==> flow/design.v <==
`timescale 1ns / 1ps
module axi_tlp_decoder 
#(
parameter AXIDATAWIDTH = 8
)
(
input clk,
input reset,
input tvalid,
input [8*AXIDATAWIDTH-1:0] tdata,
output reg tready,
input [AXIDATAWIDTH-1:0] tstrb,
input [21:0] tuser,
input tlast,
output reg [7:0]  a4lm_addr,
output reg [31:0] a4lm_wr_data,
output reg a4lm_wr_cmd,
output reg a4lm_rd_cmd,
output reg [7:0] cfg_addr,
output reg [31:0] cfg_wr_data,
output reg cfg_rd_cmd,
output reg cfg_wr_cmd,
output reg fifo0_wr_cmd,
output reg [16*AXIDATAWIDTH+4-1:0] fifo0_wr_data,
input fifo0_empty_flag,
input fifo0_full_flag,
input fifo0_prog_full_flag,
output reg req_compl,
output reg [2:0] compl_code,
input tlp_enc_ready,
output reg [2:0]   tenc_tc,                         
output reg [1:0]   tenc_attr,                       
output reg [9:0]   tenc_len,                        
output reg [15:0]  tenc_rid,                        
output reg [7:0]   tenc_tag,                        
output reg [7:0]   tenc_be,                         
output reg [12:0]  tenc_addr,                       
input lnk_up,
input cfg_to_turnoff,
output reg cfg_to_turnoff_ok
);
localparam [3:0] idle = 4'b0000,
						discharge_tlp = 4'b1111,
						cfg_rd = 4'b0001,
						cfg_wr = 4'b0010,
						a4lm_rd = 4'b0011,
						a4lm_wr = 4'b0100,
						a4sm_wr0 = 4'b0101,
						a4sm_wr1 = 4'b1001,
						wait_state = 4'b1000,
						receiving = 4'b1100;
reg [3:0] state_reg;
reg  tlp_digest;
reg [16*AXIDATAWIDTH+4-1:0] buffer0;
localparam [2:0] reg_rd_compl = 3'b001,
						cfg_rd_compl = 3'b010,
						cfg_wr_compl = 3'b011,
						adc_mem_compl = 3'b100;
localparam ADC_MEM_RD32 = 9'b00_00000_01;
localparam ADC_MEM_WR32 = 9'b10_00000_01;	
localparam REG_RD32 = 9'b00_00000_10;
localparam REG_WR32 = 9'b10_00000_10;
localparam CFG_RD   = 9'b00_00100_00; 
localparam CFG_WR   = 9'b10_00100_00;
always@(posedge clk)
begin
if(reset)
	begin
		state_reg <= idle;
		tready <= 1'b0;
		a4lm_addr <= 0;
		a4lm_wr_data <= 0;
		a4lm_wr_cmd <= 1'b0;
		a4lm_rd_cmd <= 1'b0;
		cfg_addr <= 0;
		cfg_wr_data <= 0;
		cfg_rd_cmd <= 1'b0;
		cfg_wr_cmd <= 1'b0;
		fifo0_wr_cmd = 1'b0;
		fifo0_wr_data = 0;
		req_compl <= 1'b0;
		compl_code <= 0;
		tenc_tc <= 0;
		tenc_attr <= 0;
		tenc_len <= 0;
		tenc_rid <= 0;
		tenc_tag <= 0;
		tenc_be <= 0;
		tenc_addr <= 0;
		cfg_to_turnoff_ok <= 1'b0;
	end
else
	begin
		case(state_reg)
			idle:
				begin
					cfg_to_turnoff_ok <= 1'b0;
					buffer0 = 0;
					tenc_tc <= 0;
					tenc_attr <= 0;
					tenc_len <= 0;
					tenc_rid <= 0;
					tenc_tag <= 0;
					tenc_be <= 0;
					tenc_addr <= 0;
					a4lm_wr_data <= 0;
					a4lm_addr <= 0;
					a4lm_wr_cmd <= 0;
					a4lm_rd_cmd <= 0;
					cfg_addr <= 0;
					cfg_wr_data <= 0;
					cfg_rd_cmd <= 0;
					cfg_wr_cmd <= 0;
					fifo0_wr_cmd = 0;
					fifo0_wr_data = 0;
					req_compl <= 0;
					compl_code <= 0;
					tready <= 1'b0;
					if(cfg_to_turnoff)
						begin
							cfg_to_turnoff_ok <= 1'b1;
						end
					if(lnk_up & tlp_enc_ready & tvalid & ~tlast & (~(fifo0_empty_flag & fifo0_full_flag)) & (~fifo0_prog_full_flag) &(~cfg_to_turnoff))
						begin
							state_reg <= receiving;
							tready <= 1'b1;
						end 
				end
			receiving:
				begin
					if(tdata[14] == 0)
							begin
								tlp_digest <= tdata[15];
								case ({tdata[30:24],{tuser[6],tuser[4] | tuser[2]}})
										REG_RD32:
											begin
												state_reg <= a4lm_rd;
												tenc_tc     <= tdata[22:20]; 
												tenc_attr   <= tdata[13:12];
												tenc_len    <= tdata[9:0];
												tenc_rid    <= tdata[63:48];
												tenc_tag    <= tdata[47:40];
												tenc_be     <= tdata[39:32];
												req_compl <= 1'b1;
												compl_code <= reg_rd_compl;
											end
										REG_WR32:
											begin
												state_reg <= a4lm_wr;
											end
										ADC_MEM_RD32:
											begin
												tenc_tc     <= tdata[22:20]; 
												tenc_attr   <= tdata[13:12];
												tenc_len    <= tdata[9:0];
												tenc_rid    <= tdata[63:48];
												tenc_tag    <= tdata[47:40];
												tenc_be     <= tdata[39:32];
												req_compl <= 1'b1;
												compl_code <= adc_mem_compl;
												state_reg <= idle;
											end
										ADC_MEM_WR32:
											begin
												buffer0[9:0] = tdata[9:0];
												buffer0[15:10] = tuser[7:2];
												state_reg <= a4sm_wr0;
											end
										CFG_RD:
											begin
												tenc_tc     <= tdata[22:20]; 
												tenc_attr   <= tdata[13:12];
												tenc_len    <= tdata[9:0];
												tenc_rid    <= tdata[63:48];
												tenc_tag    <= tdata[47:40];
												tenc_be     <= tdata[39:32];
												req_compl <= 1'b1;
												state_reg <= cfg_rd;
												compl_code <= cfg_rd_compl;
											end
										CFG_WR:
											begin
												req_compl <= 1'b1;
												tenc_tc     <= tdata[22:20]; 
												tenc_attr   <= tdata[13:12];
												tenc_len    <= tdata[9:0];
												tenc_rid    <= tdata[63:48];
												tenc_tag    <= tdata[47:40];
												tenc_be     <= tdata[39:32];
												compl_code <= cfg_wr_compl;
												state_reg <= cfg_wr;
											end
										default:
											begin
												state_reg <= discharge_tlp;
											end
								endcase
							end
						else
							begin
								state_reg <= discharge_tlp;
							end
				end
			a4lm_rd:
				begin
					req_compl <= 1'b0;
					a4lm_addr <= tdata[9:2];
					tenc_addr <= tdata[14:2];
					a4lm_rd_cmd <= 1'b1;
					state_reg <= idle;
				end
			a4lm_wr:
				begin
					a4lm_addr <= tdata[9:2];
					a4lm_wr_data <= tdata[63:32];
					a4lm_wr_cmd <= 1'b1;
					if(tlp_digest)
						begin
							state_reg <= discharge_tlp;
						end
					else
						begin
							state_reg <= idle;
							tready <= 1'b0;
						end
				end
			a4sm_wr0:
				begin
					buffer0[45:16] = tdata[31:2];
					fifo0_wr_data = buffer0;
					fifo0_wr_cmd = 1'b1;
					buffer0[31:0] = tdata[63:32];
					buffer0[128] = 1;
					state_reg <= a4sm_wr1;
				end
			a4sm_wr1:
				begin
					fifo0_wr_cmd = 1'b0;
					if(tlast)
						begin
							if(buffer0[129])
								begin
									buffer0[127:96] = tdata[31:0];
									buffer0[131] = 1'b1;
									fifo0_wr_cmd = 1'b1;
									fifo0_wr_data = buffer0;
									tready <= 1'b0;
									state_reg <= idle;
								end
							else
								begin
									buffer0[63:32] = tdata[31:0];
									buffer0[129] = 1'b1;
									buffer0[131:130] = 2'b00;
									fifo0_wr_cmd = 1'b1;
									fifo0_wr_data = buffer0;
									tready <= 1'b0;
									state_reg <= idle;
								end
						end
					else
						begin
							if(buffer0[129])
								begin
									buffer0[127:96] = tdata[31:0];
									buffer0[131] = 1'b1;
									fifo0_wr_cmd = 1'b1;
									fifo0_wr_data = buffer0;
									buffer0[31:0] = tdata[63:32];
									buffer0[131:128] = 4'b0001;
								end
							else
								begin
									buffer0[95:32] = tdata[63:0];
									buffer0[130:129] =  2'b11;
								end
						end
				end
			cfg_rd:
				begin
					tenc_addr <= tdata[14:2];
					req_compl <= 1'b0;
					cfg_addr <= tdata[9:2];
					cfg_rd_cmd <= 1'b1;
					if(tlast)
						begin
							state_reg <= idle;
						end
					else
						begin
							state_reg <= discharge_tlp;
						end
				end
			cfg_wr:
				begin
					tenc_addr <= tdata[14:2];
					req_compl <= 1'b0;
					cfg_wr_cmd <= 1'b1;
					cfg_addr <= tdata[9:2];
					cfg_wr_data <= tdata[63:32];
					if(tlast)
						begin
							state_reg <= idle;
						end
					else
						begin
							state_reg <= discharge_tlp;
						end
				end
			discharge_tlp:
				begin
					a4lm_wr_cmd <= 1'b0;
					if(tlast)
						begin
							state_reg <= idle;
							tready <= 1'b0;
						end
				end
		endcase
	end
end
endmodule
`timescale 1ns / 1ps
module axi_tlp_encoder 
#(
parameter AXIWIDTH = 8    
)
(
input clk,
input reset,
input [7:0] cfg_bus_number,
input [4:0] cfg_device_number,
input [2:0] cfg_function_number,
input [31:0]cfg_rd_data,
input cfg_valid,
input               req_compl,
input [2:0] 			compl_code,
output reg          tlp_encoder_ready,
input [2:0]         tenc_tc,
input [1:0]         tenc_attr,
input [9:0]         tenc_len,
input [15:0]        tenc_rid,
input [7:0]         tenc_tag,
input [7:0]         tenc_be,
input [12:0]        tenc_addr,
input 						a4lm_valid,
input [31:0]				a4lm_data,
input [1:0] 				a4lm_err_code,
input 				fifo1_full_flag,
input 				fifo1_empty_flag,
output reg       	fifo1_rd_cmd,
input	[131:0]		fifo1_rd_data,
output reg 								tx_tvalid,
output reg [8*AXIWIDTH-1:0] tx_tdata,
input 									tx_tready,
output reg [AXIWIDTH-1:0] tx_tstrb,
output reg								 tx_tlast
);
localparam [2:0] idle = 3'b000,
						cfg_rd_state = 3'b001,
						cfg_wr_state = 3'b010,
						reg_rd_state = 3'b100,
						adc_mem_state0 = 3'b101,
						adc_mem_state1 = 3'b110,
						adc_mem_state2 = 3'b011,
						waiting = 3'b111;
localparam PIO_64_CPLD_FMT_TYPE = 7'b10_01010;
localparam PIO_64_CPL_FMT_TYPE  = 7'b00_01010;
localparam [2:0] reg_rd_compl = 3'b001,
						cfg_rd_compl = 3'b010,
						cfg_wr_compl = 3'b011,
						adc_mem_compl = 3'b100;
reg [2:0] state_reg;
reg err_reg;
reg [131:0] 	buffer;
reg [31:0]     buffer0;
reg [9:0]	 counter;
reg [15:0] 	requester_id;
reg [7:0]	tag_reg;
reg [11:0] 	byte_count_reg;
reg [1:0] compl_reg;
reg [6:0] lower_addr;
reg flag0;
reg flag1;
reg flag2;
reg flag3;
always @(*)
begin
	byte_count_reg = 12'd0;
	casex (tenc_be[7:0])
		8'b00001xx1: byte_count_reg = 4;
		8'b000001x1: byte_count_reg = 3;
		8'b00001x10: byte_count_reg = 3;
		8'b00000011: byte_count_reg = 2;
		8'b00000110: byte_count_reg = 2;
		8'b00001100: byte_count_reg = 2;
		8'b00000001: byte_count_reg = 1;
		8'b00000010: byte_count_reg = 1;
		8'b00000100: byte_count_reg = 1;
		8'b00001000: byte_count_reg = 1;
		8'b00000000: byte_count_reg = 1;
		8'b1xxxxxx1: byte_count_reg = (tenc_len << 2);
		8'b01xxxxx1: byte_count_reg = (tenc_len << 2)-1;
		8'b001xxxx1: byte_count_reg = (tenc_len << 2)-2;
		8'b0001xxx1: byte_count_reg = (tenc_len << 2)-3;
		8'b1xxxxx10: byte_count_reg = (tenc_len << 2)-1;
		8'b01xxxx10: byte_count_reg = (tenc_len << 2)-2;
		8'b001xxx10: byte_count_reg = (tenc_len << 2)-3;
		8'b0001xx10: byte_count_reg = (tenc_len << 2)-4;
		8'b1xxxx100: byte_count_reg = (tenc_len << 2)-2;
		8'b01xxx100: byte_count_reg = (tenc_len << 2)-3;
		8'b001xx100: byte_count_reg = (tenc_len << 2)-4;
		8'b0001x100: byte_count_reg = (tenc_len << 2)-5;
		8'b0001x100: byte_count_reg = (tenc_len << 2)-5;
		8'b1xxx1000: byte_count_reg = (tenc_len << 2)-3;
		8'b01xx1000: byte_count_reg = (tenc_len << 2)-4;
		8'b001x1000: byte_count_reg = (tenc_len << 2)-5;
		8'b00011000: byte_count_reg = (tenc_len << 2)-6;
	endcase
end
always@(posedge clk)
begin
if(reset)
	begin
		state_reg <= idle;
		tlp_encoder_ready <= 1'b0;
		fifo1_rd_cmd = 1'b0;
		tx_tvalid <= 1'b0;
		tx_tdata <= 0;
		tx_tstrb <= 0;
		tx_tlast <= 1'b0;
	end
else
	begin
		case(state_reg)
			idle:
				begin
					flag2 <= 0;
					buffer0 <= 0;
					flag3 <= 0;
					flag0 <= 0;
					flag1 <= 0;
					requester_id <= 0;
					tag_reg <= 0;
					compl_reg <= 0;
					counter = 0;
					err_reg <= 0;
					tlp_encoder_ready <= 1'b1;
					fifo1_rd_cmd = 0;
					tx_tvalid <= 0;
					tx_tdata <= 0;
					tx_tstrb <= 0;
					tx_tlast <= 0;
					err_reg <= 0;
					buffer <= 0;
					if(req_compl&~(fifo1_empty_flag  & fifo1_full_flag))
						begin
							tlp_encoder_ready <= 1'b0;
							case(compl_code)
									reg_rd_compl:
										begin
											tx_tdata[30:24] <= PIO_64_CPLD_FMT_TYPE;
											state_reg <= waiting;
											compl_reg <= 2'd1;
											tx_tdata[9:0] <= 10'b1;  
											tx_tdata[43:32] <= byte_count_reg;
											flag0 <= 1;
										end
									cfg_rd_compl:
										begin
											tx_tdata[30:24] <= PIO_64_CPLD_FMT_TYPE;
											state_reg <= waiting;
											compl_reg <= 2'd2;
											tx_tdata[9:0] <= 10'b1;  
											tx_tdata[43:32] <= 4;
											tx_tdata[47:45] <= 000;
											flag0 <= 1;
										end
									cfg_wr_compl:
										begin
											tx_tvalid <= 1'b1;
											tx_tdata[30:24] <= PIO_64_CPL_FMT_TYPE;
											state_reg <= cfg_wr_state;
											tx_tdata[9:0] <= 10'b1;  
											tx_tdata[47:45] <= 000;
											tx_tdata[43:32] <= 4;
										end
									adc_mem_compl:
										begin
											flag0 <= 1;
											compl_reg <= 2'd3;
											tx_tdata[30:24] <= PIO_64_CPLD_FMT_TYPE;
											state_reg <= waiting;
											tx_tdata[9:0] <= tenc_len; 
											counter = tenc_len;
											tx_tdata[43:32] <= byte_count_reg;
										end
							endcase
							requester_id <= tenc_rid;
							tag_reg <= tenc_tag;
							tx_tdata[63:48] <= {	cfg_bus_number,
														cfg_device_number,
														cfg_function_number  
														};
							tx_tdata[44] <= 1'b0; 
							tx_tdata[31] <= 0;
							tx_tdata[23] <= 1'b0;
							tx_tdata[22:20] <= tenc_tc;
							tx_tdata[19:14] <= 6'b0;
							tx_tdata[13:12] <= tenc_attr;
							tx_tdata[11:10] <= 2'b0;
							tx_tstrb   <= 8'hFF;
							flag1 <= 0;
						end
				end
			waiting:
				begin
					if(flag1 == 0)
						begin
							casex ({flag0, tenc_be[3:0]})
								5'b0_xxxx : lower_addr <= 7'h0;
								5'bx_0000 : lower_addr <= {tenc_addr[4:0], 2'b00};
								5'bx_xxx1 : lower_addr <= {tenc_addr[4:0], 2'b00};
								5'bx_xx10 : lower_addr <= {tenc_addr[4:0], 2'b01};
								5'bx_x100 : lower_addr <= {tenc_addr[4:0], 2'b10};
								5'bx_1000 : lower_addr <= {tenc_addr[4:0], 2'b11};
							endcase
							flag1 <= 1;
						end
					case(compl_reg)
						2'd1:  
							begin
								if(a4lm_valid)
									begin
										case(a4lm_err_code)
											2'b10:
												begin
													tx_tdata[30:24] <= PIO_64_CPL_FMT_TYPE;
													tx_tdata[47:45] <= 3'b100; 
													err_reg <= 1'b1;
												end
											2'b01:
												begin
													tx_tdata[30:24] <= PIO_64_CPL_FMT_TYPE;
													tx_tdata[47:45] <= 3'b001; 
													err_reg <= 1'b1;
												end
											2'b00:
												begin
													tx_tdata[47:45] <= 3'b000;
													buffer[31:0] <= a4lm_data;
												end
										endcase
										tx_tvalid <= 1;
										state_reg <= reg_rd_state;
									end
							end
						2'd2:  
							begin
								if(cfg_valid)
									begin
										buffer[31:0] <= cfg_rd_data;
										tx_tvalid <= 1'b1;
										state_reg <= cfg_rd_state;
									end
							end
						2'd3:  
							begin
								if(fifo1_empty_flag == 0)
									begin
										tx_tdata[47:45] <= 3'b000;
										state_reg <= adc_mem_state0;
										fifo1_rd_cmd <= 1'b1;
									end
							end
					endcase
				end
			reg_rd_state:
				begin
					if(tx_tready)
						begin
							if(err_reg)
								begin
									tx_tdata[63:32] <= 32'h0;
									tx_tstrb   <= 8'h0F;
								end
							else
								begin
									tx_tstrb   <= 8'hFF;
									tx_tdata[63:32] <= buffer[31:0];
								end
							tx_tdata[31:16] <= requester_id;
							tx_tdata[15:8] <= tag_reg;
							tx_tdata[7] <= 1'b0;
							tx_tdata[6:0] <= lower_addr;
							tx_tlast <= 1'b1;
							state_reg <= idle;
						end
				end
			cfg_rd_state:
				begin
					if(tx_tready)
						begin
							tx_tstrb <= 8'hFF;
							tx_tlast <= 1'b1;
							state_reg <= idle;
							tx_tdata[63:32] <= buffer[31:0];
							tx_tdata[31:16] <= requester_id;
							tx_tdata[15:8] <= tag_reg;
							tx_tdata[7] <= 1'b0;
							tx_tdata[6:0] <= 7'b0;
						end
				end
			cfg_wr_state:
				begin
					if(tx_tready)
						begin
							tx_tstrb <= 8'h0F;
							tx_tlast <= 1'b1;
							state_reg <= idle;
							tx_tdata[31:16] <= tenc_rid;
							tx_tdata[15:8] <= tenc_tag;
							tx_tdata[7] <= 1'b0;
							tx_tdata[6:0] <= 7'b0;
						end
				end
			adc_mem_state0:
				begin
					buffer <= fifo1_rd_data;
					state_reg <= adc_mem_state1;
					fifo1_rd_cmd <= 1'b0;
					tx_tvalid <= 1'b1;
				end
			adc_mem_state1:
				begin
					if(tx_tready)
						begin
							tx_tdata[31:16] <= requester_id;
							tx_tdata[15:8] <= tag_reg;
							tx_tdata[7] <= 1'b0;
							tx_tdata[6:0] <= lower_addr;
							tx_tdata[63:32] <= buffer[31:0];
							state_reg <= adc_mem_state2;
							counter = counter - 1'b1;
						end
				end
			adc_mem_state2:
				begin
					case(counter)
					10'd1:
						begin
							state_reg <= idle;
							tx_tlast <= 1'b1;
							tx_tdata[63:32] <= 0;
							if(~buffer[130])
								begin
									tx_tdata[31:0] <= buffer[63:32];
								end
							else
								begin
									tx_tdata[31:0] <= buffer0;
								end
							tx_tstrb <= 8'h0F;
						end
					10'd3:
						begin
							fifo1_rd_cmd <= 1'b0;
							counter = counter - 2;
							buffer0 <= buffer[127:96];
							tx_tdata <= buffer[95:32];
							tx_tstrb <= 8'hFF;
						end
					default:
						begin
							if(counter[1])
								begin
									fifo1_rd_cmd <= 1'b1;
									buffer0 <= buffer[127:96];
									tx_tdata <= buffer[95:32];
									counter = counter - 2;
								end
							else
								begin
									fifo1_rd_cmd <= 1'b0;
									tx_tdata[31:0] <= buffer0;
									tx_tdata[63:32] <= fifo1_rd_data[31:0];
									buffer = fifo1_rd_data;
									counter = counter - 2;
								end
						end
					endcase
				end
		endcase
	end
end
endmodule
`timescale 1ns / 1ps
module axi4_lite_master
				#(
					parameter ADDR_WIDTH = 8,
					parameter DATA_WIDTH = 32,
					parameter STRB_WIDTH = DATA_WIDTH/8
				)
				(
					input 								reset,
					input 								clk,
					output reg 							awvalid,
					input 								awready,
					output reg	[1:0]					awprot,
					output reg	[ADDR_WIDTH-1:0]	awaddr,
					output reg 							wrvalid,
					input 								wrready,
					output reg  [STRB_WIDTH-1:0]	wrstrb,
					output reg 	[DATA_WIDTH-1:0]	wrdata,
					output reg 							bready,
					input 								bvalid,
					input [1:0]							bresp,
					output reg 							arvalid,
					input 								arready,
					output reg [ADDR_WIDTH-1:0]	araddr,
					output reg [1:0]					arprot,
					input  [DATA_WIDTH-1:0]			rddata,
					output reg 							rdready,
					input 								rdvalid,
					input  [2:0]						rdresp,
					input 								userrdcmd, 
					input 								userwrcmd,
					input  [ADDR_WIDTH-1:0] 		userrdwraddr,
					input  [DATA_WIDTH-1:0] 		userwrdata,
					output reg	[DATA_WIDTH-1:0] 	userrddata,
					output reg 							data_valid,
					output reg [1:0] 					error
				);
localparam  idle   = 4'b0000,
				read1  = 4'b0001,
				read2  = 4'b0010,
				read3  = 4'b0011,
				write1 = 4'b0100, 
				write2 = 4'b0101,
				write3 = 4'b0110,
				okay = 2'b00,  
				exokay = 2'b01, 
				slverr = 2'b10, 
				decerr = 2'b11; 
reg [3:0] statereg;
always@(posedge clk)
begin
	if(reset)
		begin
			statereg <= idle;
			araddr <= 0;
			awaddr <= 0;
			userrddata <= 32'h0;
			bready <= 1'b0;
			awvalid <= 1'b0;
			awprot <= 2'b00;
			wrdata <= 0;
			wrstrb <= 0;
			wrvalid <= 1'b0;
			arvalid <= 1'b0;
			arprot <= 0;
			data_valid <= 1'b0;
			rdready <= 1'b0;
			error <= 0;
		end
	else
		begin
			case(statereg)
				idle:
					begin	
						araddr <= 0;
						awaddr <= 0;
						userrddata <=  32'h0;
						statereg <= idle;
						bready <= 1'b0;
						awvalid <= 1'b0;
						awprot <= 2'b00;
						wrdata <= 0;
						wrstrb <= 0;
						wrvalid <= 1'b0;
						bready <= 1'b0;
						arvalid <= 1'b0;
						arprot <= 0;
						data_valid <= 1'b0;
						rdready <= 1'b0;
						error <= 0;
						if(userrdcmd)
							begin
								araddr <= userrdwraddr;
								statereg <= read1;
								arvalid <= 1'b1;
							end
						else	
							begin
								if(userwrcmd)
									begin
										wrdata <= userwrdata;
										wrstrb <= 4'b1111;
										awvalid <= 1'b1;
										awaddr <= userrdwraddr;
										statereg <= write1;
									end
							end
					end
				read1:
					begin
						if(arready)
							begin
								arvalid <= 1'b0;
								araddr <= 1'b0;
								statereg <= read2;
							end
					end
				read2:
					begin
						if(rdvalid)
							begin
								rdready <= 1'b1;
								case (rdresp)
									okay:
										begin
											userrddata <= rddata;
											data_valid <= 1'b1;
										end
									exokay:
										begin
											userrddata <= rddata;
											data_valid <= 1'b1;
										end
									slverr:
										begin
											data_valid <= 1'b1;
											error <= 2'b10;
										end
									decerr:
										begin
											data_valid <= 1'b1;
											error <= 2'b11;
										end
								endcase 
								statereg <= idle;
							end
					end
				write1:
					begin
						if(awready)
							begin
								awvalid <= 1'b0;
								statereg <= write2;
								wrvalid <= 1'b1;
							end
					end
				write2:
					begin
						if(wrready)
							begin
								wrvalid <= 1'b0;
								statereg <= write3;
							end
					end
				write3:
					begin
						if(bvalid)
							begin
								case(bresp)
									okay:
										begin
											error <= 2'b00;
											data_valid <= 1'b1;
										end
									exokay:
										begin
											error <= 2'b00;
											data_valid <= 1'b1;
										end
									slverr:
										begin
											data_valid <= 1'b1;
											error <= 2'b10;
										end
									decerr:
										begin
											data_valid <= 1'b1;
											error <= 2'b11;
										end
								endcase
								statereg <= idle;
								bready <= 1'b1;
							end
					end
			endcase
		end
end
endmodule
`timescale 1ns / 1ps
module axi4_lite_slave
				#(
					parameter ADDR_WIDTH = 8,
					parameter ADDR_WIDTH_SLAVE = 5,
					parameter DATA_WIDTH = 32,
					parameter STRB_WIDTH = DATA_WIDTH/8,
					parameter AXI_SLAVE_ADDR = 3'b000
				)
				(
					input 									reset,
					input 									clk,
					input 									awvalid,
					output reg 								awready,
					input 		[1:0]						awprot,
					input 		[ADDR_WIDTH-1:0]		awaddr,
					input 									wrvalid,
					output reg 								wrready,
					input 		[STRB_WIDTH-1:0]		wrstrb,
					input  		[DATA_WIDTH-1:0]		wrdata,
					input 									bready,
					output reg 								bvalid,
					output reg [1:0]						bresp,
					input 									arvalid,
					output reg 								arready,
					input  		[ADDR_WIDTH-1:0]		araddr,
					input 		[1:0]						arprot,
					output reg [DATA_WIDTH-1:0]		rdata,
					input 									rready,
					output reg 								rvalid,
					output reg [2:0]						rresp,
					output reg 								rfwrcmd,
					output reg 								rfrdcmd,
					output reg [ADDR_WIDTH_SLAVE-1:0] rfrdaddr,
					output reg [ADDR_WIDTH_SLAVE-1:0] rfwraddr,
					output reg[(DATA_WIDTH)-1:0] 	rfwrdata,
					input 		[(DATA_WIDTH)-1:0] 	rfrddata,
					input 									rf_busy,
					output reg 								slave_need_rf,
					input										rf_data_valid
					);
localparam 		idle = 3'b000,
					write1 = 3'b001,
					write2 = 3'b010,
					read1 = 3'b100,
					read2 = 3'b101;
reg [2:0]statereg;
reg [DATA_WIDTH-1:0] datareg;
always@(posedge clk)
begin
	if(reset)
		begin
			statereg <= idle;
			bvalid <= 0;
			wrready <= 1'b0;
			arready <= 1'b0;
			rdata <= 0;
			rfrdaddr <= 1'b0;
			rfwraddr <= 1'b0;
			rvalid <= 1'b0;
			rresp <= 2'b00;
			awready <= 1'b0;
			bresp <= 2'b00;
			rfwrcmd <= 1'b0;
			rfrdcmd <= 0;
			rfwrdata <= 0;
			slave_need_rf <= 1'b0;
		end
	else
		begin
			case(statereg)
				idle:
					begin
						bvalid <= 0;
						wrready <= 1'b0;
						arready <= 1'b0;
						rdata <= 0;
						rfrdaddr <= 1'b0;
						rfwraddr <= 1'b0;
						rvalid <= 1'b0;
						rresp <= 2'b00;
						awready <= 1'b0;
						bresp <= 2'b00;
						rfwrcmd <= 1'b0;
						rfrdcmd <= 0;
						rfwrdata <= 0;
						statereg <= idle;  
						slave_need_rf <= 1'b0;
						if(awvalid)
							begin
								if(awaddr[7:5] == AXI_SLAVE_ADDR)
									begin
										statereg <= write1;
										rfwraddr <= awaddr[4:0];
										awready <= 1'b1;
										slave_need_rf <= 1'b1;
									end
							end 
						if(arvalid)
							begin
								if(araddr[7:5] == AXI_SLAVE_ADDR)
									begin
										statereg <= read1;
										rfrdaddr <= araddr[4:0];
										rfrdcmd <= 1'b1;
										arready <= 1'b1;
										slave_need_rf <= 1'b1;
									end
							end
					end
				read1:
					begin
						arready <= 1'b0;
						if(~rf_busy)
							begin
								rfrdcmd <= 1'b0;
								if(rf_data_valid)
									begin
										rdata <= rfrddata;
										rvalid <= 1'b1;
										rresp <= 2'b00;
										statereg <= read2;
										slave_need_rf <= 1'b0;
									end
							end
					end
				read2:
					begin
						if(rready)
							begin
								rvalid <= 1'b0;
								statereg <= idle;
							end
					end
				write1:
					begin
						awready <= 1'b0;
						if(wrvalid)
							begin
								wrready <= 1'b1;
								rfwrdata <= wrdata;
								statereg <= write2;
								if(~rf_busy)
									begin
										rfwrcmd <= 1'b1;
										bresp <= 2'b00;
										bvalid <= 1'b1;
									end
							end
					end
				write2:
					begin
						rfwrcmd <= 1'b0;
						wrready <= 1'b0;
						bvalid <= 1'b1;
						slave_need_rf <= 1'b0;
						if(bready)
							begin
								statereg <= idle;
								bvalid <= 1'b0;
							end
					end
		endcase
	end
end
endmodule
`timescale 1ns / 1ps
module register_file
					#(
						parameter   NMBROFDATABITS       =    32, 
										NMBROFADDRBITS   =    5  
					)
					(
						input 												reset,
						input													 clk,
						input 												rd_en,
						input 												wr_en,
						input	 		[NMBROFADDRBITS-1:0]				 wr_addr, 
						input 		[NMBROFADDRBITS-1:0]					 rd_addr,
						input 		[NMBROFDATABITS-1:0]			 	wr_data,
						output reg 	[NMBROFDATABITS-1:0]	 			rd_data,
						output reg 											rf_data_valid
					);	
reg [NMBROFDATABITS-1:0]   array_reg  [0:15]; 
reg statereg;
localparam idle = 1'b0,
				read = 1'b1;
always@(posedge clk)
begin
	if(reset)  
		begin
			statereg <= idle;
			rd_data <= 32'h0;
			rf_data_valid <= 1'b0;
			array_reg[0] <= 32'hFFFFFFFF;
			array_reg[1] <= 32'hFFFFFFFF;
			array_reg[2] <= 32'hFFFFFFFF;
			array_reg[3] <= 32'hFFFFFFFF;
			array_reg[4] <= 32'hFFFFFFFF; 
			array_reg[5] <= 32'hFFFFFFFF;
			array_reg[6] <= 32'hFFFFFFFF;
			array_reg[7] <= 32'hFFFFFFFF;
			array_reg[8] <= 32'hFFFFFFFF;
			array_reg[9] <= 32'hFFFFFFFF;
			array_reg[10] <= 32'hFFFFFFF;
			array_reg[11] <= 32'hFFFFFFF;
			array_reg[12] <= 32'hFFFFFFF;
			array_reg[13] <= 32'hFFFFFFF;
			array_reg[14] <= 32'hFFFFFFF;
			array_reg[15] <= 32'hFFFFFFF;
		end
	else
		begin
			case(statereg)
				idle:
					begin
						rd_data <= 32'h0;
						rf_data_valid <= 0;
						if(rd_en)
							begin
								rf_data_valid <= 1'b1;
								statereg <= read;
								if(rd_addr < 16)
									begin
										rd_data <= array_reg[rd_addr[3:0]];
									end
								else 
									begin
										rd_data <= 32'hFFFFFFFF;
									end
							end
						if(wr_en)
							begin
								if(wr_addr < 16)
									begin
										array_reg[wr_addr[3:0]] <= wr_data;
									end
							end
					end
				read:
					begin
						statereg <= idle;						
					end
			endcase
		end
end
endmodule
`timescale 1ns / 1ps
module pcie_pio_ctrl (
  input          clk,
  input          reset,
  input          tvalid,
  input  [63:0]  tdata,
  output         tready,
  input  [7:0]   tstrb,
  input  [21:0]  tuser,
  input          tlast,
  output [7:0]   cfg_addr,
  output [31:0]  cfg_wr_data,
  output         cfg_rd_cmd,
  output         cfg_wr_cmd,
  input  [31:0]  cfg_rd_data,
  input          cfg_valid,
  output         fifo0_wr_cmd,
  output [131:0] fifo0_wr_data,
  input          fifo0_empty_flag,
  input          fifo0_full_flag,
  input          fifo0_prog_full_flag,
  input          fifo1_full_flag,
  input          fifo1_empty_flag,
  output         fifo1_rd_cmd,
  input  [131:0] fifo1_rd_data,
  input  [7:0]   cfg_bus_number,
  input  [4:0]   cfg_device_number,
  input  [2:0]   cfg_function_number,
  input          lnk_up,
  input          cfg_to_turnoff,
  output         cfg_to_turnoff_ok,
  output         tx_tvalid,
  output [63:0]  tx_tdata,
  input          tx_tready,
  output [7:0]   tx_tstrb,
  output         tx_tlast
);
  wire [7:0]  a4lm_addr;
  wire [31:0] a4lm_wr_data;
  wire        a4lm_wr_cmd, a4lm_rd_cmd;
  wire        req_compl, tlp_enc_ready;
  wire [2:0]  compl_code;
  wire [2:0]  tenc_tc;
  wire [1:0]  tenc_attr;
  wire [9:0]  tenc_len;
  wire [15:0] tenc_rid;
  wire [7:0]  tenc_tag;
  wire [7:0]  tenc_be;
  wire [12:0] tenc_addr;
  wire [31:0] a4lm_data;
  wire        a4lm_valid;
  wire [1:0]  a4lm_err_code;
  wire        awvalid, awready, wrvalid, wrready, bready, bvalid;
  wire        arvalid, arready, rready, rvalid;
  wire [1:0]  awprot, arprot, bresp;
  wire [7:0]  awaddr, araddr;
  wire [3:0]  wrstrb;
  wire [31:0] wrdata, rdata;
  wire [2:0]  rresp;
  wire        rfwrcmd, rfrdcmd, rf_data_valid, slave_need_rf;
  wire [4:0]  rfrdaddr, rfwraddr;
  wire [31:0] rfwrdata, rfrddata;
  axi_tlp_decoder #(.AXIDATAWIDTH(8)) u_dec (
    .clk(clk), .reset(reset),
    .tvalid(tvalid), .tdata(tdata), .tready(tready), .tstrb(tstrb),
    .tuser(tuser), .tlast(tlast),
    .a4lm_addr(a4lm_addr), .a4lm_wr_data(a4lm_wr_data),
    .a4lm_wr_cmd(a4lm_wr_cmd), .a4lm_rd_cmd(a4lm_rd_cmd),
    .cfg_addr(cfg_addr), .cfg_wr_data(cfg_wr_data),
    .cfg_rd_cmd(cfg_rd_cmd), .cfg_wr_cmd(cfg_wr_cmd),
    .fifo0_wr_cmd(fifo0_wr_cmd), .fifo0_wr_data(fifo0_wr_data),
    .fifo0_empty_flag(fifo0_empty_flag), .fifo0_full_flag(fifo0_full_flag),
    .fifo0_prog_full_flag(fifo0_prog_full_flag),
    .req_compl(req_compl), .compl_code(compl_code), .tlp_enc_ready(tlp_enc_ready),
    .tenc_tc(tenc_tc), .tenc_attr(tenc_attr), .tenc_len(tenc_len),
    .tenc_rid(tenc_rid), .tenc_tag(tenc_tag), .tenc_be(tenc_be),
    .tenc_addr(tenc_addr),
    .lnk_up(lnk_up), .cfg_to_turnoff(cfg_to_turnoff),
    .cfg_to_turnoff_ok(cfg_to_turnoff_ok)
  );
  axi4_lite_master #(.ADDR_WIDTH(8), .DATA_WIDTH(32)) u_a4lm (
    .reset(reset), .clk(clk),
    .awvalid(awvalid), .awready(awready), .awprot(awprot), .awaddr(awaddr),
    .wrvalid(wrvalid), .wrready(wrready), .wrstrb(wrstrb), .wrdata(wrdata),
    .bready(bready), .bvalid(bvalid), .bresp(bresp),
    .arvalid(arvalid), .arready(arready), .araddr(araddr), .arprot(arprot),
    .rddata(rdata), .rdready(rready), .rdvalid(rvalid), .rdresp(rresp),
    .userrdcmd(a4lm_rd_cmd), .userwrcmd(a4lm_wr_cmd),
    .userrdwraddr(a4lm_addr), .userwrdata(a4lm_wr_data),
    .userrddata(a4lm_data), .data_valid(a4lm_valid), .error(a4lm_err_code)
  );
  axi4_lite_slave #(.ADDR_WIDTH(8), .ADDR_WIDTH_SLAVE(5), .DATA_WIDTH(32),
                    .AXI_SLAVE_ADDR(3'b000)) u_a4ls (
    .reset(reset), .clk(clk),
    .awvalid(awvalid), .awready(awready), .awprot(awprot), .awaddr(awaddr),
    .wrvalid(wrvalid), .wrready(wrready), .wrstrb(wrstrb), .wrdata(wrdata),
    .bready(bready), .bvalid(bvalid), .bresp(bresp),
    .arvalid(arvalid), .arready(arready), .araddr(araddr), .arprot(arprot),
    .rdata(rdata), .rready(rready), .rvalid(rvalid), .rresp(rresp),
    .rfwrcmd(rfwrcmd), .rfrdcmd(rfrdcmd), .rfrdaddr(rfrdaddr), .rfwraddr(rfwraddr),
    .rfwrdata(rfwrdata), .rfrddata(rfrddata), .rf_busy(1'b0),
    .slave_need_rf(slave_need_rf), .rf_data_valid(rf_data_valid)
  );
  register_file #(.NMBROFDATABITS(32), .NMBROFADDRBITS(5)) u_rf (
    .reset(reset), .clk(clk),
    .rd_en(rfrdcmd), .wr_en(rfwrcmd),
    .wr_addr(rfwraddr), .rd_addr(rfrdaddr),
    .wr_data(rfwrdata), .rd_data(rfrddata), .rf_data_valid(rf_data_valid)
  );
  axi_tlp_encoder #(.AXIWIDTH(8)) u_enc (
    .clk(clk), .reset(reset),
    .cfg_bus_number(cfg_bus_number), .cfg_device_number(cfg_device_number),
    .cfg_function_number(cfg_function_number),
    .cfg_rd_data(cfg_rd_data), .cfg_valid(cfg_valid),
    .req_compl(req_compl), .compl_code(compl_code), .tlp_encoder_ready(tlp_enc_ready),
    .tenc_tc(tenc_tc), .tenc_attr(tenc_attr), .tenc_len(tenc_len),
    .tenc_rid(tenc_rid), .tenc_tag(tenc_tag), .tenc_be(tenc_be),
    .tenc_addr(tenc_addr),
    .a4lm_valid(a4lm_valid), .a4lm_data(a4lm_data), .a4lm_err_code(a4lm_err_code),
    .fifo1_full_flag(fifo1_full_flag), .fifo1_empty_flag(fifo1_empty_flag),
    .fifo1_rd_cmd(fifo1_rd_cmd), .fifo1_rd_data(fifo1_rd_data),
    .tx_tvalid(tx_tvalid), .tx_tdata(tx_tdata), .tx_tready(tx_tready),
    .tx_tstrb(tx_tstrb), .tx_tlast(tx_tlast)
  );
endmodule
# From RTL to reports: pcie_pio_ctrl
# Tool output for the design above, in the order of the flow.
# Lines are those of the file above, counted from 1.
# Operators carry their Yosys type and port widths (W data, S select, Z words).
# Cell names lack the library's common part.
inputs:
  top_module: "pcie_pio_ctrl"
  clock_port: "clk"
  lib: "sky130hd"
  lib_corner: "tt_025C_1v80"

# Word-level counts
# Yosys after proc, flatten, opt, wreduce and memory -nomap, before mapping. Print and check cells are not counted.
# Memory sizes are those after Yosys's memory passes, which may raise the word count (mostly to a power of two), join words into wider ones and drop unused or constant bits.
bits:
  reg_bits: 913
  ram_bits: 512
  memories: 1
  inputBits: 287
  out_inout_bits: 252
  word_cells: 724
classes:
  addsub: 8
  cmp: 2
  eq_ne: 131
  muxes: 334
  logic: 22
  reduce_logical: 135
mem_list:
  columns: ["memory", "words", "width", "line", "source"]
  rows:
  - ["u_rf.array_reg", 16, 32, 1078, "reg [NMBROFDATABITS-1:0]   array_reg  [0:15];"]
ops:
  columns: ["operator", "n"]
  rows:
  - ["$mux W32", 25]
  - ["$pmux W32 S2", 9]
  - ["$pmux W132 S3", 1]
  - ["$mux W132", 3]
  - ["$pmux W99 S3", 1]
  - ["$mux W131", 2]
  - ["$pmux W82 S2", 1]
  - ["$pmux W12 S11", 1]
  - ["$pmux W32 S4", 1]
  - ["$pmux W16 S4", 2]
  - ["$mux W16", 8]
  - ["$mux W8", 13]
  - ["$pmux W8 S2", 6]
  - ["$mux W3", 31]
  - ["$mux W7", 13]
  - ["$mux W4", 21]
  - ["$mux W10", 7]
  - ["$mux W1", 67]
  - ["$mux W64", 1]
  - ["$pmux W16 S2", 2]
  - ["$mux W12", 5]
  - ["$reduce_and A3 Y1", 19]
  - ["$pmux W7 S4", 2]
  - ["$pmux W7 S2", 4]
  - ["$mux W2", 25]
  - ["$pmux W16 S3", 1]
  - ["$pmux W12 S4", 1]
  - ["$pmux W12 S2", 2]
# Not listed: further kinds 95, cells in them 358.

# Depth
# Yosys ltp: most cells in a row. Word level: on the elaborated netlist, between registers, memories and ports. Mapped: between sequential cells and ports; inverters and the memories' decode and read muxes count.
depth:
  depth_word: 8
  abc_area: 0
  mapped_depth: 11
  mapped_depth_nobuf: 8

# Synthesis result
# Source: synth_stat.txt of the flow (Yosys; design flattened, memories mapped). It holds for the ABC_AREA given above (unset counts as 0); a run with the other value may have another netlist.
# Totals and module areas in this step are rounded.
synth_totals:
  stdcells: 5051
  mapped_area_um2: 60290
  sequential_area_um2: 37180
  ffs: 1432
  buf_cells: 465
types:
  columns: ["cell_type", "n", "area_total_um2"]
  rows:
  - ["edfxtp_1", 850, 2.55E+04]
  - ["dfxtp_1", 582, 1.17E+04]
  - ["mux4_2", 160, 3.6E+03]
  - ["nor2_1", 485, 1.82E+03]
  - ["a22oi_1", 241, 1.81E+03]
  - ["or2_2", 265, 1657.84]
  - ["and2_1", 249, 1.56E+03]
  - ["clkbuf_1", 411, 1542.73]
  - ["nand2_1", 339, 1272.47]
  - ["a21oi_1", 205, 1.03E+03]
  - ["a22o_1", 108, 945.907]
  - ["or3_1", 118, 738.208]
  - ["a221oi_1", 84, 735.706]
  - ["nand2b_1", 115, 719.44]
  - ["nand3_1", 111, 555.533]
  - ["o21ai_0", 110, 550.528]
  - ["nor3_1", 107, 535.514]
  - ["mux2i_1", 43, 430.413]
# Not listed: further types 66, cells in them 468.
# The figures by module come from a second, unflattened synthesis with its own total; it is not the netlist above.
unflattened:
  cells_unflattened: 5136
  hier_area_um2: 61140
# Each row is one instance without its submodules.
by_module:
  columns: ["module", "instances", "n_cells", "mod_area_um2", "seq_area_um2"]
  rows:
  - ["register_file", 1, 1595, 24130, 16060]
  - ["axi_tlp_decoder (AXIDATAWIDTH=8)", 1, 1481, 15960, 9839]
  - ["axi_tlp_encoder (AXIWIDTH=8)", 1, 1302, 14190, 7777]
  - ["axi4_lite_master", 1, 390, 3582, 1902]
  - ["axi4_lite_slave", 1, 367, 3272, 1742]
  - ["pcie_pio_ctrl", 1, 1, 3.8, 0.0]

# Timing after synthesis
# Source: OpenSTA report_checks on the synthesized netlist (no wires, ideal clock, input and output delay 20% of the period each), path of least setup slack; recovery checks are left aside. Register names are those of the netlist, which keeps one name where synthesis merged equal registers.
synth_timing:
  path_type: "input to register"
  startpoint: "input reset"
  endpoint: "register u_enc.buffer[100]"
  clock_period_ns: 10.0
  input_delay_ns: 2.000
  setup_time_ns: 0.791
  launch_ns: 2.000
  arrival_ns: 11.843
  required_ns: 9.209
  path_slack_ns: -2.634
  path_delay_ns: 10.634
  path_stages: 4
  n_path_buf: 3
  period_less_setup_slack_ns: 12.634
# "path_delay_ns" = arrival - input delay + setup time.
# "path_stages": output pins that drive a net of the path, with the launching flip-flop's if there is one; two outputs of one cell count as two.
# "period_less_setup_slack_ns" = period - worst setup slack (recovery checks aside). The figure is calculated, with input and output delays left at 20% of the set period.
# Between the ends stands the longest chain of elaborated cells between them, by number of cells; it is not shown to be the way that was timed. Of several equally long chains one is given.
# A line is the first line of the expression or statement that the cell stems from. Yosys adds cells for indexed reads and writes and turns some case tables into memories.
# A register here has more assigning lines than the two given.
synth_between:
  path_cell_list: "clkbuf_1 > clkbuf_1 > clkbuf_1 > nor4_1"
  elab_chain_len: 2
  cone_cells: 2
  lines_between: 0
  cone_classes: "1 x logic; 1 x reduce/logical"
synth_rtl:
  columns: ["element", "line", "source"]
  rows:
  - ["start: declaration", 1145, "input          reset,"]
  - ["$not A1 Y1", null, null]
  - ["$reduce_and A4 Y1", null, null]
  - ["end: assignment", 629, "buffer <= fifo1_rd_data;"]
  - ["end: assignment", 687, "buffer = fifo1_rd_data;"]
  - ["end: declaration", 375, "reg [131:0] buffer;"]

# Worst path after layout
# Path of least setup slack in the final report of run 1 (OpenROAD, finished layout, wires in). Where an end is a register, its clock arrival counts in the times.
layout_timing:
  path_type: "register to register"
  startpoint: "register u_enc.counter[1]"
  endpoint: "register u_enc.tx_tstrb[6]"
  clock_period_ns: 5.05
  setup_time_ns: 0.14
  launch_ns: 0.81
  arrival_ns: 4.27
  required_ns: 5.71
  path_slack_ns: 1.43
  path_stages: 11
  n_path_buf: 2
# Between the ends stands the longest chain of elaborated cells between them, by number of cells; it is not shown to be the way that was timed. Of several equally long chains one is given.
# A register here has more assigning lines than the two given.
layout_between:
  path_cell_list: "edfxtp_1 > buf_4 > inv_1 > ha_1 > nor2_1 > nor4_2 > nand2b_1 > buf_4 > and2_1 > mux2i_1 > nor2_1"
  elab_chain_len: 3
  cone_cells: 6
  lines_between: 2
  cone_classes: "3 x eq/ne; 2 x mux; 1 x reduce/logical"
layout_rtl:
  columns: ["element", "line", "source"]
  rows:
  - ["start: declaration", 377, "reg [9:0] counter;"]
  - ["start: assignment", 495, "counter = tenc_len;"]
  - ["start: assignment", 644, "counter = counter - 1'b1;"]
  - ["$eq A10 B2 Y1", 649, "case(counter)"]
  - ["$pmux W8 S2", 649, null]
  - ["$pmux W8 S5", 435, "case(state_reg)"]
  - ["end: assignment", 430, "tx_tstrb <= 0;"]
  - ["end: assignment", 452, "tx_tstrb <= 0;"]
  - ["end: declaration", 356, "output reg [AXIWIDTH-1:0] tx_tstrb,"]

# pcie_pio_ctrl through Yosys and OpenROAD on sky130hd: 5 stored runs, unordered, with their settings and measured results. The constraints put input and output delay at 20% of the set period each and load the outputs with 0.01 pF.
# "achievedPeriod_ns" = clock period - worst setup slack. The figure is calculated, with input and output delays left at 20% of the set period.
# "critical_path_time_ns" means the part of the period allowed to the worst setup path (the constraints hold back 20% at inputs and 20% at outputs) less its slack; where the path has registers, the arrival times of their clocks count too.
# By "totalPower_w" is meant OpenSTA's value without simulated activity: inputs other than the clock are taken to toggle once in ten clock periods, and the tool carries that through the logic.
# Values from the reports are rounded here.
runs:
  - name: "run 1"
    settings:
      CORE_UTILIZATION: 40
      period_ns: 5.05
      CAP_MARGIN: 20
      CORE_MARGIN: 2
      SLEW_MARGIN: 20
    results:
      ys_area_um2: 60290
      die_area_um2: 153900
      finalCellArea_um2: 72240
      utilization_frac: 0.482
      setup_worst_slack_ns: 1.431
      setup_tns_ns: 0.000
      fin_hold_ws_ns: 0.454
      totalPower_w: 0.02409
      achievedPeriod_ns: 3.619
      critical_path_time_ns: 3.62
      worst_path_kind: "register to register"
  - name: "run 2"
    settings:
      CORE_UTILIZATION: 40
      period_ns: 10.0
      CAP_MARGIN: 20
      CORE_MARGIN: 2
      SLEW_MARGIN: 20
    results:
      ys_area_um2: 60290
      die_area_um2: 153900
      finalCellArea_um2: 72070
      utilization_frac: 0.481
      setup_worst_slack_ns: 5.095
      setup_tns_ns: 0.000
      fin_hold_ws_ns: 0.438
      totalPower_w: 0.01229
      achievedPeriod_ns: 4.905
      critical_path_time_ns: 2.91
      worst_path_kind: "input to register"
  - name: "run 3"
    settings:
      ABC_AREA: 1
      CAP_MARGIN: 30
      CELL_PAD_IN_SITES_DETAIL_PLACEMENT: 0
      CORE_ASPECT_RATIO: 0.51
      CORE_MARGIN: 9
      CORE_UTILIZATION: 36
      CTS_CLUSTER_SIZE: 97
      GPL_ROUTABILITY_DRIVEN: 0
      GPL_TIMING_DRIVEN: 1
      HOLD_SLACK_MARGIN: -0.08
      PLACE_DENSITY_LB_ADDON: 0.27
      TNS_END_PERCENT: 90
      period_ns: 5.67
      SLEW_MARGIN: 20
    results:
      ys_area_um2: 62160
      die_area_um2: 188800
      finalCellArea_um2: 73970
      utilization_frac: 0.433
      setup_worst_slack_ns: 1.884
      setup_tns_ns: 0.000
      fin_hold_ws_ns: 0.460
      totalPower_w: 0.02147
      achievedPeriod_ns: 3.786
      critical_path_time_ns: 3.79
      worst_path_kind: "register to register"
  - name: "run 4"
    settings:
      ABC_AREA: 1
      CAP_MARGIN: 30
      CELL_PAD_IN_SITES_DETAIL_PLACEMENT: 0
      CORE_ASPECT_RATIO: 0.5
      CORE_MARGIN: 3
      CORE_UTILIZATION: 36
      CTS_CLUSTER_SIZE: 49
      GPL_ROUTABILITY_DRIVEN: 0
      GPL_TIMING_DRIVEN: 1
      PLACE_DENSITY_LB_ADDON: 0.27
      SLEW_MARGIN: 25
      TNS_END_PERCENT: 10
      period_ns: 5.67
    results:
      ys_area_um2: 62160
      die_area_um2: 178000
      finalCellArea_um2: 74030
      utilization_frac: 0.433
      setup_worst_slack_ns: 1.991
      setup_tns_ns: 0.000
      fin_hold_ws_ns: 0.444
      totalPower_w: 0.02127
      achievedPeriod_ns: 3.679
      critical_path_time_ns: 3.68
      worst_path_kind: "register to register"
  - name: "run 5"
    settings:
      ABC_AREA: 1
      CELL_PAD_IN_SITES_DETAIL_PLACEMENT: 2
      CELL_PAD_IN_SITES_GLOBAL_PLACEMENT: 1
      CORE_ASPECT_RATIO: 0.68
      CORE_UTILIZATION: 40
      CTS_CLUSTER_SIZE: 35
      GPL_TIMING_DRIVEN: 0
      HOLD_SLACK_MARGIN: 0.26
      MIN_ROUTING_LAYER: "met1"
      SLEW_MARGIN: 10
      TNS_END_PERCENT: 35
      period_ns: 3.04
      CAP_MARGIN: 20
      CORE_MARGIN: 2
    results:
      ys_area_um2: 62160
      die_area_um2: 158600
      finalCellArea_um2: 76290
      utilization_frac: 0.494
      setup_worst_slack_ns: -0.129
      setup_tns_ns: -0.935
      fin_hold_ws_ns: 0.430
      totalPower_w: 0.04213
      achievedPeriod_ns: 3.169
      critical_path_time_ns: 3.17
      worst_path_kind: "register to register"
